==> flow/design.v <==
package typedefs;
parameter NUM_OPS  = 32;
parameter WIDTH_OP = $clog2(NUM_OPS);
typedef enum logic[WIDTH_OP-1:0] {ALU_ADD , ALU_SUB , ALU_NOT , ALU_AND , ALU_OR , ALU_XOR , ALU_SLL , ALU_SRL , ALU_SLA , ALU_SRA , EQ , GRT , GTU , GTE , LTE , GEU , LEU, ALU_BSL} alu_opcode_t;
typedef enum logic[5:0] {
    ADD   = 6'b000000,
    SUB   = 6'b000001,
    NOT   = 6'b000010,
    AND   = 6'b000011,
    OR    = 6'b000100,
    XOR   = 6'b000101,
    SLL   = 6'b000110,
    SRL   = 6'b000111,
    SRA   = 6'b001000,
    ADDI  = 6'b001001,
    LUI   = 6'b001010,
    ANDI  = 6'b001011,
    ORI   = 6'b001100,
    XORI  = 6'b001101,
    BEQ   = 6'b001110,
    BNE   = 6'b001111,
    BLT   = 6'b010000,
    BGT   = 6'b010001,
    BGE   = 6'b010010,
    BLE   = 6'b010011,
    BLTU  = 6'b010100,
    BGTU  = 6'b010101,
    BGEU  = 6'b010110,
    BLEU  = 6'b010111,
    JAL   = 6'b011000,
    LW    = 6'b011001,
    SW    = 6'b011010,
    LAD   = 6'b011011,
    LOA   = 6'b011100
} opcode_t;
endpackage
module Mux2x1
( 
  input  [15:0] a   ,
  input  [15:0] b   ,
  input  sel ,
  output [15:0] out 
);
logic [15:0] aux;
assign out = aux;
always_comb begin
        aux = (sel == 1'b1) ? b : a;
end
endmodule
module Reg
#(
    parameter WIDTH = 16
)
(
    input  [WIDTH-1:0]  in,
    input               clk,
    input               rst,
    output [WIDTH-1:0]  out
);
logic [WIDTH-1:0] aux;
assign out = aux;
always_ff @(posedge clk or negedge rst) begin
    if (!rst) begin
        aux <= '0;
    end
    else begin
        aux <= in;
    end
end
endmodule
module RegFile
#(
    parameter WIDTH = 16,
    parameter DEPTH = 32,
    parameter ADDR_SIZE = $clog2(DEPTH)
)
(
    input  [ADDR_SIZE-1:0] a1,
    input  [ADDR_SIZE-1:0] a2,
    input  [WIDTH-1:0]     wdata,
    input                  we,
    input                  clk,
    input                  rst,
    output [WIDTH-1:0]     rd1,
    output [WIDTH-1:0]     rd2
);
logic [WIDTH-1:0] file [DEPTH-1:0];  
logic [WIDTH-1:0] out1, out2;
assign rd1 = out1;
assign rd2 = out2;
always_comb begin
	out1 = file[a1];
	out2 = file[a2];
end
always_ff @(negedge clk or negedge rst) begin
    if (!rst) begin
        integer i;
        for (i = 0; i < DEPTH; i = i + 1) begin
            file[i] <= '0;
        end
    end else if (we) begin
        file[a2] <= wdata;
    end
end
endmodule
import typedefs::*;
module ALU
#(
    parameter WIDTH    = 16
)
(
    input  [WIDTH-1:0]    a     ,
    input  [WIDTH-1:0]    b     ,
    input  typedefs::alu_opcode_t       opcode,
    output [WIDTH-1:0]    out   ,
    output                comp
);
logic [WIDTH-1:0] aux_out;
logic             aux_comp;
assign out = aux_out;
assign comp = aux_comp;
always_comb begin
    case (opcode)
        ALU_ADD : begin
            aux_out = (a + b);
            aux_comp = '0;
        end
        ALU_SUB : begin
            aux_out = (a - b);
            aux_comp = '0;
        end
        ALU_NOT : begin
            aux_out = ~a;
            aux_comp = '0;
        end
        ALU_AND : begin
            aux_out = (a & b);
            aux_comp = '0;
        end
        ALU_OR  : begin
            aux_out = (a | b);
            aux_comp = '0;
        end
        ALU_XOR : begin
            aux_out = (a ^ b);
            aux_comp = '0;
        end
        ALU_SLL : begin
            aux_out = (a << b);
            aux_comp = '0;
        end
        ALU_SRL : begin
            aux_out = (a >> b);
            aux_comp = '0;
        end
        ALU_SLA : begin
            aux_out = (a <<< b);
            aux_comp = '0;
        end
        ALU_SRA : begin
            aux_out = (a >>> b);
            aux_comp = '0;
        end
        EQ  : begin
            aux_out = '0;
            aux_comp = (signed'(a) == signed'(b)) ? '1 : '0;
        end
        GRT : begin
            aux_out = '0;
            aux_comp = (signed'(a) > signed'(b)) ? '1 : '0;
        end
        GTU : begin
            aux_out = '0;
            aux_comp = (a > b) ? '1 : '0;
        end
        GTE : begin
            aux_out = '0;
            aux_comp = (signed'(a) >= signed'(b)) ? '1 : '0;
        end
        LTE : begin
            aux_out = '0;
            aux_comp = (signed'(a) <= signed'(b)) ? '1 : '0;
        end
        GEU : begin
            aux_out = '0;
            aux_comp = (a >= b) ? '1 : '0;
        end
        LEU : begin
            aux_out = '0;
            aux_comp = (a <= b) ? '1 : '0;
        end
		  ALU_BSL : begin		 
            aux_out = (b << 8);
            aux_comp = '0;
        end
        default : begin
            aux_out = '0;
            aux_comp = '0;
        end
    endcase
end
endmodule
import typedefs::*;
module Controller
(
    input  logic        clk       ,
    input  typedefs::opcode_t     op        ,
    input  logic        comp      ,
    output logic        sel_PC    ,
    output logic        sum_imm   ,
    output logic        store_pc  ,
    output logic        reg_we    ,
    output logic        alu_imm   ,
    output typedefs::alu_opcode_t alu_ctrl  ,
    output logic        alu_bypass,
	 output logic			alu_feedback_in,
    output logic        mem_we    ,
    output logic        mem_bypass
);
always_comb begin
    case(op)
        ADD  : begin
            sel_PC     = '0;
            sum_imm    = '0;
            store_pc   = '0;
            reg_we     = '0;
            alu_imm    = '0;
            alu_ctrl   = ALU_ADD;
            alu_bypass = '0;
				alu_feedback_in = '0;
            mem_we     = '0;
            mem_bypass = '0;        
        end
        SUB  : begin
            sel_PC     = '0;
            sum_imm    = '0;
            store_pc   = '0;
            reg_we     = '0;
            alu_imm    = '0;
            alu_ctrl   = ALU_SUB;
            alu_bypass = '0;
				alu_feedback_in = '0;
            mem_we     = '0;
            mem_bypass = '0;        
        end
        NOT : begin
            sel_PC     = '0;
            sum_imm    = '0;
            store_pc   = '0;
            reg_we     = '0;
            alu_imm    = '0;
            alu_ctrl   = ALU_NOT;
            alu_bypass = '0;
				alu_feedback_in = '0;
            mem_we     = '0;
            mem_bypass = '0;        
        end
        AND  : begin
            sel_PC     = '0;
            sum_imm    = '0;
            store_pc   = '0;
            reg_we     = '0;
            alu_imm    = '0;
            alu_ctrl   = ALU_AND;
            alu_bypass = '0;
				alu_feedback_in = '0;
            mem_we     = '0;
            mem_bypass = '0;        
        end
        OR   : begin
            sel_PC     = '0;
            sum_imm    = '0;
            store_pc   = '0;
            reg_we     = '0;
            alu_imm    = '0;
            alu_ctrl   = ALU_OR;
            alu_bypass = '0;
				alu_feedback_in = '0;
            mem_we     = '0;
            mem_bypass = '0;        
        end
        XOR  : begin
            sel_PC     = '0;
            sum_imm    = '0;
            store_pc   = '0;
            reg_we     = '0;
            alu_imm    = '0;
            alu_ctrl   = ALU_XOR;
            alu_bypass = '0;
				alu_feedback_in = '0;
            mem_we     = '0;
            mem_bypass = '0;        
        end
        SLL  : begin
            sel_PC     = '0;
            sum_imm    = '0;
            store_pc   = '0;
            reg_we     = '0;
            alu_imm    = '0;
            alu_ctrl   = ALU_SLL;
            alu_bypass = '0;
				alu_feedback_in = '0;
            mem_we     = '0;
            mem_bypass = '0;        
        end
        SRL  : begin
            sel_PC     = '0;
            sum_imm    = '0;
            store_pc   = '0;
            reg_we     = '0;
            alu_imm    = '0;
            alu_ctrl   = ALU_SRL;
            alu_bypass = '0;
				alu_feedback_in = '0;
            mem_we     = '0;
            mem_bypass = '0;        
        end
        SRA  : begin
            sel_PC     = '0;
            sum_imm    = '0;
            store_pc   = '0;
            reg_we     = '0;
            alu_imm    = '0;
            alu_ctrl   = ALU_SRA;
            alu_bypass = '0;
				alu_feedback_in = '0;
            mem_we     = '0;
            mem_bypass = '0;        
        end
        ADDI : begin
            sel_PC     = '0;
            sum_imm    = '0;
            store_pc   = '0;
            reg_we     = '0;
            alu_imm    = '1;
            alu_ctrl   = ALU_ADD;
            alu_bypass = '0;
				alu_feedback_in = '1;
            mem_we     = '0;
            mem_bypass = '0;        
        end
        LUI  : begin
            sel_PC     = '0;
            sum_imm    = '0;
            store_pc   = '0;
            reg_we     = '0;
            alu_imm    = '1;
            alu_ctrl   = ALU_BSL;
            alu_bypass = '0;
				alu_feedback_in = '0;
            mem_we     = '0;
            mem_bypass = '0;        
        end
        ANDI : begin
            sel_PC     = '0;
            sum_imm    = '0;
            store_pc   = '0;
            reg_we     = '0;
            alu_imm    = '1;
            alu_ctrl   = ALU_AND;
            alu_bypass = '0;
				alu_feedback_in = '1;
            mem_we     = '0;
            mem_bypass = '0;        
        end
        ORI  : begin
            sel_PC     = '0;
            sum_imm    = '0;
            store_pc   = '0;
            reg_we     = '0;
            alu_imm    = '1;
            alu_ctrl   = ALU_OR;
            alu_bypass = '0;
				alu_feedback_in = '1;
            mem_we     = '0;
            mem_bypass = '0;        
        end
        XORI : begin
            sel_PC     = '0;
            sum_imm    = '0;
            store_pc   = '0;
            reg_we     = '0;
            alu_imm    = '1;
            alu_ctrl   = ALU_XOR;
            alu_bypass = '0;
				alu_feedback_in = '1;
            mem_we     = '0;
            mem_bypass = '0;        
        end
        BEQ  : begin
            sel_PC     = '0;
            if(comp == '1) 
                sum_imm = '1;
            else
                sum_imm = '0;
            store_pc   = '0;
            reg_we     = '0;
            alu_imm    = '0;
            alu_ctrl   = EQ;
				alu_feedback_in = '0;
            alu_bypass = '0;
            mem_we     = '0;
            mem_bypass = '0;
        end
        BNE  : begin
            sel_PC     = '0;
            if(comp == '0) 
                sum_imm = '1;
            else
                sum_imm = '0;
            store_pc   = '0;
            reg_we     = '0;
            alu_imm    = '0;
            alu_ctrl   = EQ;
				alu_feedback_in = '0;
            alu_bypass = '0;
            mem_we     = '0;
            mem_bypass = '0;
        end
        BGT  : begin
            sel_PC     = '0;
            if(comp == '1) 
                sum_imm = '1;
            else
                sum_imm = '0;
            store_pc   = '0;
            reg_we     = '0;
            alu_imm    = '0;
            alu_ctrl   = GRT;
				alu_feedback_in = '0;
            alu_bypass = '0;
            mem_we     = '0;
            mem_bypass = '0;
        end
        BLT  : begin
            sel_PC     = '0;
            if(comp == '0) 
                sum_imm = '1;
            else
                sum_imm = '0;
            store_pc   = '0;
            reg_we     = '0;
            alu_imm    = '0;
            alu_ctrl   = GRT;
				alu_feedback_in = '0;
            alu_bypass = '0;
            mem_we     = '0;
            mem_bypass = '0;
        end
        BGE  : begin
            sel_PC     = '0;
            if(comp == '1) 
                sum_imm = '1;
            else
                sum_imm = '0;
            store_pc   = '0;
            reg_we     = '0;
            alu_imm    = '0;
            alu_ctrl   = GTE;
				alu_feedback_in = '0;
            alu_bypass = '0;
            mem_we     = '0;
            mem_bypass = '0;
        end
        BLE : begin
            sel_PC     = '0;
            if(comp == '1) 
                sum_imm = '1;
            else
                sum_imm = '0;
            store_pc   = '0;
            reg_we     = '0;
            alu_imm    = '0;
            alu_ctrl   = LTE;
				alu_feedback_in = '0;
            alu_bypass = '0;
            mem_we     = '0;
            mem_bypass = '0;
        end
        BGTU : begin
            sel_PC     = '0;
            if(comp == '1) 
                sum_imm = '1;
            else
                sum_imm = '0;
            store_pc   = '0;
            reg_we     = '0;
            alu_imm    = '0;
            alu_ctrl   = GTU;
				alu_feedback_in = '0;
            alu_bypass = '0;
            mem_we     = '0;
            mem_bypass = '0;
        end
        BLTU : begin
            sel_PC     = '0;
            if(comp == '0) 
                sum_imm = '1;
            else
                sum_imm = '0;
            store_pc   = '0;
            reg_we     = '0;
            alu_imm    = '0;
            alu_ctrl   = GTU;
				alu_feedback_in = '0;
            alu_bypass = '0;
            mem_we     = '0;
            mem_bypass = '0;
        end
        BGEU : begin
            sel_PC     = '0;
            if(comp == '1) 
                sum_imm = '1;
            else
                sum_imm = '0;
            store_pc   = '0;
            reg_we     = '0;
            alu_imm    = '0;
            alu_ctrl   = GEU;
				alu_feedback_in = '0;
            alu_bypass = '0;
            mem_we     = '0;
            mem_bypass = '0;
        end
        BLEU : begin
            sel_PC     = '0;
            if(comp == '1) 
                sum_imm = '1;
            else
                sum_imm = '0;
            store_pc   = '0;
            reg_we     = '0;
            alu_imm    = '0;
            alu_ctrl   = LEU;
				alu_feedback_in = '0;
            alu_bypass = '0;
            mem_we     = '0;
            mem_bypass = '0;
        end
        JAL  : begin
            sel_PC     = '1;
            sum_imm    = '0;
            store_pc   = '1;
            reg_we     = '1;
            alu_imm    = '0;
            alu_ctrl   = ALU_ADD;
            alu_bypass = '0;
				alu_feedback_in = '0;
            mem_we     = '0;
            mem_bypass = '0;
        end
        LW   : begin
            sel_PC     = '0;
            sum_imm    = '0;
            store_pc   = '0;
            reg_we     = '1;
            alu_imm    = '0;
            alu_ctrl   = ALU_ADD;
            alu_bypass = '0;
				alu_feedback_in = '0;
            mem_we     = '0;
            mem_bypass = '0;
        end
        SW   : begin
            sel_PC     = '0;
            sum_imm    = '0;
            store_pc   = '0;
            reg_we     = '0;
            alu_imm    = '0;
            alu_ctrl   = ALU_ADD;
            alu_bypass = '0;
				alu_feedback_in = '0;
            mem_we     = '1;
            mem_bypass = '0;
        end
        LAD  : begin
            sel_PC     = '0;
            sum_imm    = '0;
            store_pc   = '0;
            reg_we     = '1;
            alu_imm    = '0;
            alu_ctrl   = ALU_ADD;
            alu_bypass = '0;
				alu_feedback_in = '0;
            mem_we     = '0;
            mem_bypass = '1;
        end
        LOA  : begin
            sel_PC     = '0;
            sum_imm    = '0;
            store_pc   = '0;
            reg_we     = '0;
            alu_imm    = '0;
            alu_ctrl   = ALU_ADD;
            alu_bypass = '1;
				alu_feedback_in = '0;
            mem_we     = '0;
            mem_bypass = '0;
        end
        default : begin
            sel_PC     = '0;
            sum_imm    = '0;
            store_pc   = '0;
            reg_we     = '0;
            alu_imm    = '0;
            alu_ctrl   = ALU_ADD;
            alu_bypass = '0;
				alu_feedback_in = '0;
            mem_we     = '0;
            mem_bypass = '0;
        end
    endcase
end
endmodule
import typedefs::*;
module SingleCycle_Top
(
	input				CLK	,
	input				RST	,
	output [9:0]	IMEM_ADDR	,
	input	 [15:0]	IMEM_RDATA	,
	output [9:0]	DMEM_ADDR	,
	output [15:0]	DMEM_WDATA	,
	output			DMEM_WE		,
	input	 [15:0]	DMEM_RDATA
);
	wire [15:0] sel_pc_out;
	wire [15:0] pc_out;
	wire [15:0] im_out;
	wire [15:0] alu_in;
	wire [15:0] rd1;
	wire [15:0] rd2;
	wire [15:0] alu_imm_out;
	wire [15:0] alu_out;
	wire [15:0] alu_bypass_out;
	wire [15:0] aux_out;
	wire [15:0] mem_out;
	wire [15:0] mem_bypass_out;
	wire [15:0] store_pc_out;
	wire [15:0] sum_imm_out;
	wire               comp;
	wire               sel_pc;    
	wire               sum_imm;   
	wire               store_pc;  
	wire               reg_we;    
	wire               alu_imm;   
	typedefs::alu_opcode_t alu_ctrl;  
	wire               alu_bypass;
	wire					 alu_feedback_in;
	wire               mem_we;    
	wire               mem_bypass;
	Controller control_block(
		.clk(CLK), 
		.op(typedefs::opcode_t'(im_out[15:10])), 
		.comp(comp), 
		.sel_PC(sel_pc), 
		.sum_imm(sum_imm), 
		.store_pc(store_pc), 
		.reg_we(reg_we), 
		.alu_imm(alu_imm), 
		.alu_ctrl(alu_ctrl), 
		.alu_bypass(alu_bypass),
		.alu_feedback_in(alu_feedback_in),
		.mem_we(mem_we), 
		.mem_bypass(mem_bypass)
	);
	Mux2x1 feedback_mux(
		.a(rd1), 
		.b(aux_out), 
		.sel(alu_feedback_in), 
		.out(alu_in)
	);
	Mux2x1 pc_mux(
		.a(pc_out + sum_imm_out), 
		.b(aux_out), 
		.sel(sel_pc), 
		.out(sel_pc_out)
	);
	Mux2x1 sum_imm_mux(
		.a(16'h1), 
		.b(aux_out), 
		.sel(sum_imm), 
		.out(sum_imm_out)
	);
	Reg pc(
		.in(sel_pc_out), 
		.clk(CLK),
		.rst(RST), 
		.out(pc_out)
	);
	assign IMEM_ADDR = pc_out[9:0];
	assign im_out    = IMEM_RDATA;
	RegFile reg_file(
		.a1(im_out[9:5]), 
		.a2(im_out[4:0]), 
		.wdata(store_pc_out), 
		.we(reg_we), 
		.clk(CLK),
		.rst(RST),
		.rd1(rd1), 
		.rd2(rd2)
	);
	Mux2x1 alu_imm_mux(
		.a(rd2), 
		.b({8'h0, im_out[7:0]}), 
		.sel(alu_imm), 
		.out(alu_imm_out)
	);
	ALU my_alu(
		.a(alu_in), 
		.b(alu_imm_out), 
		.opcode(alu_ctrl), 
		.out(alu_out), 
		.comp(comp)
	);
	Mux2x1 alu_bypass_mux(
		.a(alu_out), 
		.b(alu_imm_out), 
		.sel(alu_bypass), 
		.out(alu_bypass_out)
	);
	Reg aux(
		.in(alu_bypass_out), 
		.clk(CLK), 
		.rst(RST),
		.out(aux_out)
	);
	assign DMEM_ADDR  = aux_out[9:0];
	assign DMEM_WDATA = rd2;
	assign DMEM_WE    = mem_we;
	assign mem_out    = DMEM_RDATA;
	Mux2x1 mem_bypass_mux(
		.a(mem_out), 
		.b(aux_out), 
		.sel(mem_bypass), 
		.out(mem_bypass_out)
	);
	Mux2x1 store_pc_mux(
		.a(mem_bypass_out), 
		.b(pc_out), 
		.sel(store_pc), 
		.out(store_pc_out)
	);
endmodule
Hand-over note for SingleCycle_Top

Step by step through the tools: SingleCycle_Top

Module SingleCycle_Top before and after one edit of its RTL, step after step.
Lines under "before" count in the file above, lines under "after" in the edited file.
"change": "after" minus "before" as printed here.
Operators carry their Yosys type and port widths (W data, S select, Z words).
A cell with -- has no value.

Top: SingleCycle_Top
Clock input: CLK
Cell library: sky130hd
Library corner: tt_025C_1v80

Diff

Unified diff, file above to edited file.
The edited RTL no longer does the same as the RTL above: the edit was made by script, with no optimisation intended.

```diff
@@ -37,5 +37,5 @@
 module Mux2x1
 ( 
-  input  [15:0] a   ,
+  input  [7:0] a   ,
   input  [15:0] b   ,
   input  sel ,
```

After elaboration

Counts by Yosys on the flattened word-level netlist (proc, flatten, opt, wreduce). Print and check cells are left out.

Operators by class:

| element                          | before | after | change |
| equality and inequality tests    | 108    | 108   | 0 |
| mux-type cells                   | 29     | 29    | 0 |
| add/sub/neg operators            | 3      | 3     | 0 |
| shifts and indexed selects       | 4      | 4     | 0 |
| reductions and logical operators | 46     | 46    | 0 |
| bitwise logic cells              | 4      | 4     | 0 |
| magnitude comparators            | 6      | 6     | 0 |

Operators with widths:

| operator          | before | after | change |
| $mux W16          | 7      | 0     | -7 |
| $mux W8           | 0      | 7     | +7 |
| $add A16 B16 Y16  | 2      | 0     | -2 |
| $ge A16 B16 Y1    | 2      | 0     | -2 |
| $gt A16 B16 Y1    | 2      | 0     | -2 |
| $le A16 B16 Y1    | 2      | 0     | -2 |
| $add A8 B8 Y8     | 0      | 2     | +2 |
| $ge A8 B8 Y1      | 0      | 2     | +2 |
| $gt A8 B8 Y1      | 0      | 2     | +2 |
| $le A8 B8 Y1      | 0      | 2     | +2 |
| $pmux W16 S32     | 2      | 1     | -1 |
| $and A16 B16 Y16  | 1      | 0     | -1 |
| $eq A16 B16 Y1    | 1      | 0     | -1 |
| $not A16 Y16      | 1      | 0     | -1 |
| $or A16 B16 Y16   | 1      | 0     | -1 |
| $pmux W16 S11     | 1      | 0     | -1 |
| $shl A16 B16 Y16  | 1      | 0     | -1 |
| $shr A16 B16 Y16  | 1      | 0     | -1 |
| $sshl A16 B16 Y16 | 1      | 0     | -1 |
| $sshr A16 B16 Y16 | 1      | 0     | -1 |
| $sub A16 B16 Y16  | 1      | 0     | -1 |
| $xor A16 B16 Y16  | 1      | 0     | -1 |
| $and A8 B8 Y8     | 0      | 1     | +1 |
| $eq A8 B8 Y1      | 0      | 1     | +1 |
| $not A8 Y8        | 0      | 1     | +1 |
| $or A8 B8 Y8      | 0      | 1     | +1 |
| $pmux W8 S11      | 0      | 1     | +1 |
| $pmux W8 S32      | 0      | 1     | +1 |

Unchanged operator kinds not shown: 21.
The list need not be complete.

Storage and ports:

| element                     | before | after | change |
| input bits                  | 34     | 34    | 0 |
| cells after elaboration     | 234    | 234   | 0 |
| flip-flop bits (word level) | 544    | 528   | -16 |

Logic depth

Depth = most cells in a row (Yosys ltp): at word level without a register or memory, in the mapped netlist without a sequential cell, where the memories' decode and read muxes count.

Depth:

| element                       | before | after | change |
| depth after elaboration       | 12     | 12    | 0 |
| ABC_AREA                      | 0      | 0     | -- |
| gate-level depth with buffers | 38     | 33    | -5 |
| depth with buffers taken out  | 34     | 29    | -5 |

Mapped cells and area

The flow's flattened synthesis, as Yosys stat reports it; memories are mapped. The netlist is that of the ABC_AREA named above (0 if unset); the other value can give another one.

Cells by type:

| type                       | before | after | change |
| sky130_fd_sc_hd__nand2_1   | 643    | 349   | -294 |
| sky130_fd_sc_hd__o21ai_0   | 592    | 306   | -286 |
| sky130_fd_sc_hd__nand3_1   | 427    | 168   | -259 |
| sky130_fd_sc_hd__dfrtn_1   | 512    | 256   | -256 |
| sky130_fd_sc_hd__clkbuf_1  | 236    | 111   | -125 |
| sky130_fd_sc_hd__and3_1    | 156    | 63    | -93 |
| sky130_fd_sc_hd__nand4_1   | 124    | 47    | -77 |
| sky130_fd_sc_hd__nor2_1    | 141    | 66    | -75 |
| sky130_fd_sc_hd__a22oi_1   | 82     | 23    | -59 |
| sky130_fd_sc_hd__a21oi_1   | 101    | 56    | -45 |
| sky130_fd_sc_hd__buf_2     | 88     | 45    | -43 |
| sky130_fd_sc_hd__ha_1      | 63     | 31    | -32 |
| sky130_fd_sc_hd__a2111oi_0 | 45     | 14    | -31 |
| sky130_fd_sc_hd__inv_1     | 66     | 38    | -28 |
| sky130_fd_sc_hd__a32oi_1   | 38     | 15    | -23 |
| sky130_fd_sc_hd__buf_4     | 37     | 18    | -19 |
| sky130_fd_sc_hd__o211ai_1  | 31     | 13    | -18 |
| sky130_fd_sc_hd__a211oi_1  | 25     | 8     | -17 |

Unchanged cell types not shown: 14.
The list need not be complete.

Mapped netlist:

| element                           | before  | after   | change |
| flip-flops                        | 544     | 272     | -272 |
| sequential part of the area (µm²) | 13613.1 | 6806.5  | -6806.6 |
| standard cells after synthesis    | 4095    | 2119    | -1976 |
| synthesis area (µm²)              | 33711.1 | 17605.6 | -16105.5 |
| buffers                           | 401     | 193     | -208 |

By module: a second synthesis without flattening, with its own total; a netlist apart from the flattened one above.

Second synthesis, totals:

| element                            | before  | after   | change |
| cells (unflattened synthesis)      | 3570    | 3504    | -66 |
| area (unflattened synthesis) (µm²) | 35985.8 | 34937.3 | -1048.5 |

Each row is one instance without its submodules.

Modules, before:

| module          | times used | area (µm²) | cells | sequential area (µm²) |
| RegFile         | 1          | 28010.6    | 2634  | 12812.3 |
| ALU             | 1          | 4262.8     | 612   | 0.0 |
| Mux2x1          | 7          | 249.0      | 18    | 0.0 |
| SingleCycle_Top | 1          | 813.3      | 106   | 0.0 |
| Reg             | 2          | 400.4      | 16    | 400.4 |
| Controller      | 1          | 355.3      | 60    | 0.0 |

Modules, after:

| module          | times used | area (µm²) | cells | sequential area (µm²) |
| RegFile         | 1          | 28010.6    | 2634  | 12812.3 |
| ALU             | 1          | 4262.8     | 612   | 0.0 |
| Mux2x1          | 7          | 170.2      | 18    | 0.0 |
| Reg             | 2          | 400.4      | 16    | 400.4 |
| Controller      | 1          | 355.3      | 60    | 0.0 |
| SingleCycle_Top | 1          | 316.6      | 40    | 0.0 |

Layout results

Runs of the flow (Yosys, OpenROAD) on both versions; the two runs of a pair have the same settings. The constraints put input and output delay at 20% of the set period each and load the outputs with 0.01 pF.

Settings, set A:
CORE_UTILIZATION: 40
period_ns: 15.6
CAP_MARGIN: 20
CORE_MARGIN: 2
SLEW_MARGIN: 20

Final reports, set A:

| element                                   | before  | after   | change |
| worst hold slack in the final report (ps) | 441     | 455     | +14 |
| setup total negative slack (ps)           | 0       | 0       | 0 |
| lowest setup slack (ps)                   | 524     | 895     | +371 |
| post-layout utilization                   | 0.463   | 0.459   | -0.004 |
| area of the synthesized netlist (µm²)     | 33711.1 | 17605.6 | -16105.5 |
| full die area (µm²)                       | 86615.4 | 45708.3 | -40907.1 |
| total power of the final layout (uW)      | 3950    | 2034    | -1916 |
| standard-cell area after layout (µm²)     | 38709.6 | 19875.3 | -18834.3 |

Settings, set B:
ABC_AREA: 1
CELL_PAD_IN_SITES_GLOBAL_PLACEMENT: 1
CORE_UTILIZATION: 56
GPL_ROUTABILITY_DRIVEN: 1
HOLD_SLACK_MARGIN: 0.29
MAX_ROUTING_LAYER: met4
MIN_ROUTING_LAYER: met1
SETUP_SLACK_MARGIN: 3.15
SLEW_MARGIN: 25
period_ns: 20.1
CAP_MARGIN: 20
CORE_MARGIN: 2

Final reports, set B:

| element                                   | before  | after   | change |
| worst hold slack in the final report (ps) | 430     | 430     | 0 |
| setup total negative slack (ps)           | 0       | 0       | 0 |
| lowest setup slack (ps)                   | 2805    | 3183    | +378 |
| post-layout utilization                   | 0.636   | 0.623   | -0.013 |
| area of the synthesized netlist (µm²)     | 33296.9 | 17665.7 | -15631.2 |
| full die area (µm²)                       | 61424.7 | 32982.2 | -28442.5 |
| total power of the final layout (uW)      | 2919    | 1442    | -1477 |
| standard-cell area after layout (µm²)     | 37438.4 | 19497.4 | -17941.0 |

By "total power of the final layout" is meant OpenSTA's value without simulated activity: inputs other than the clock are taken to toggle once in ten clock periods, and the tool carries that through the logic.

End of note.
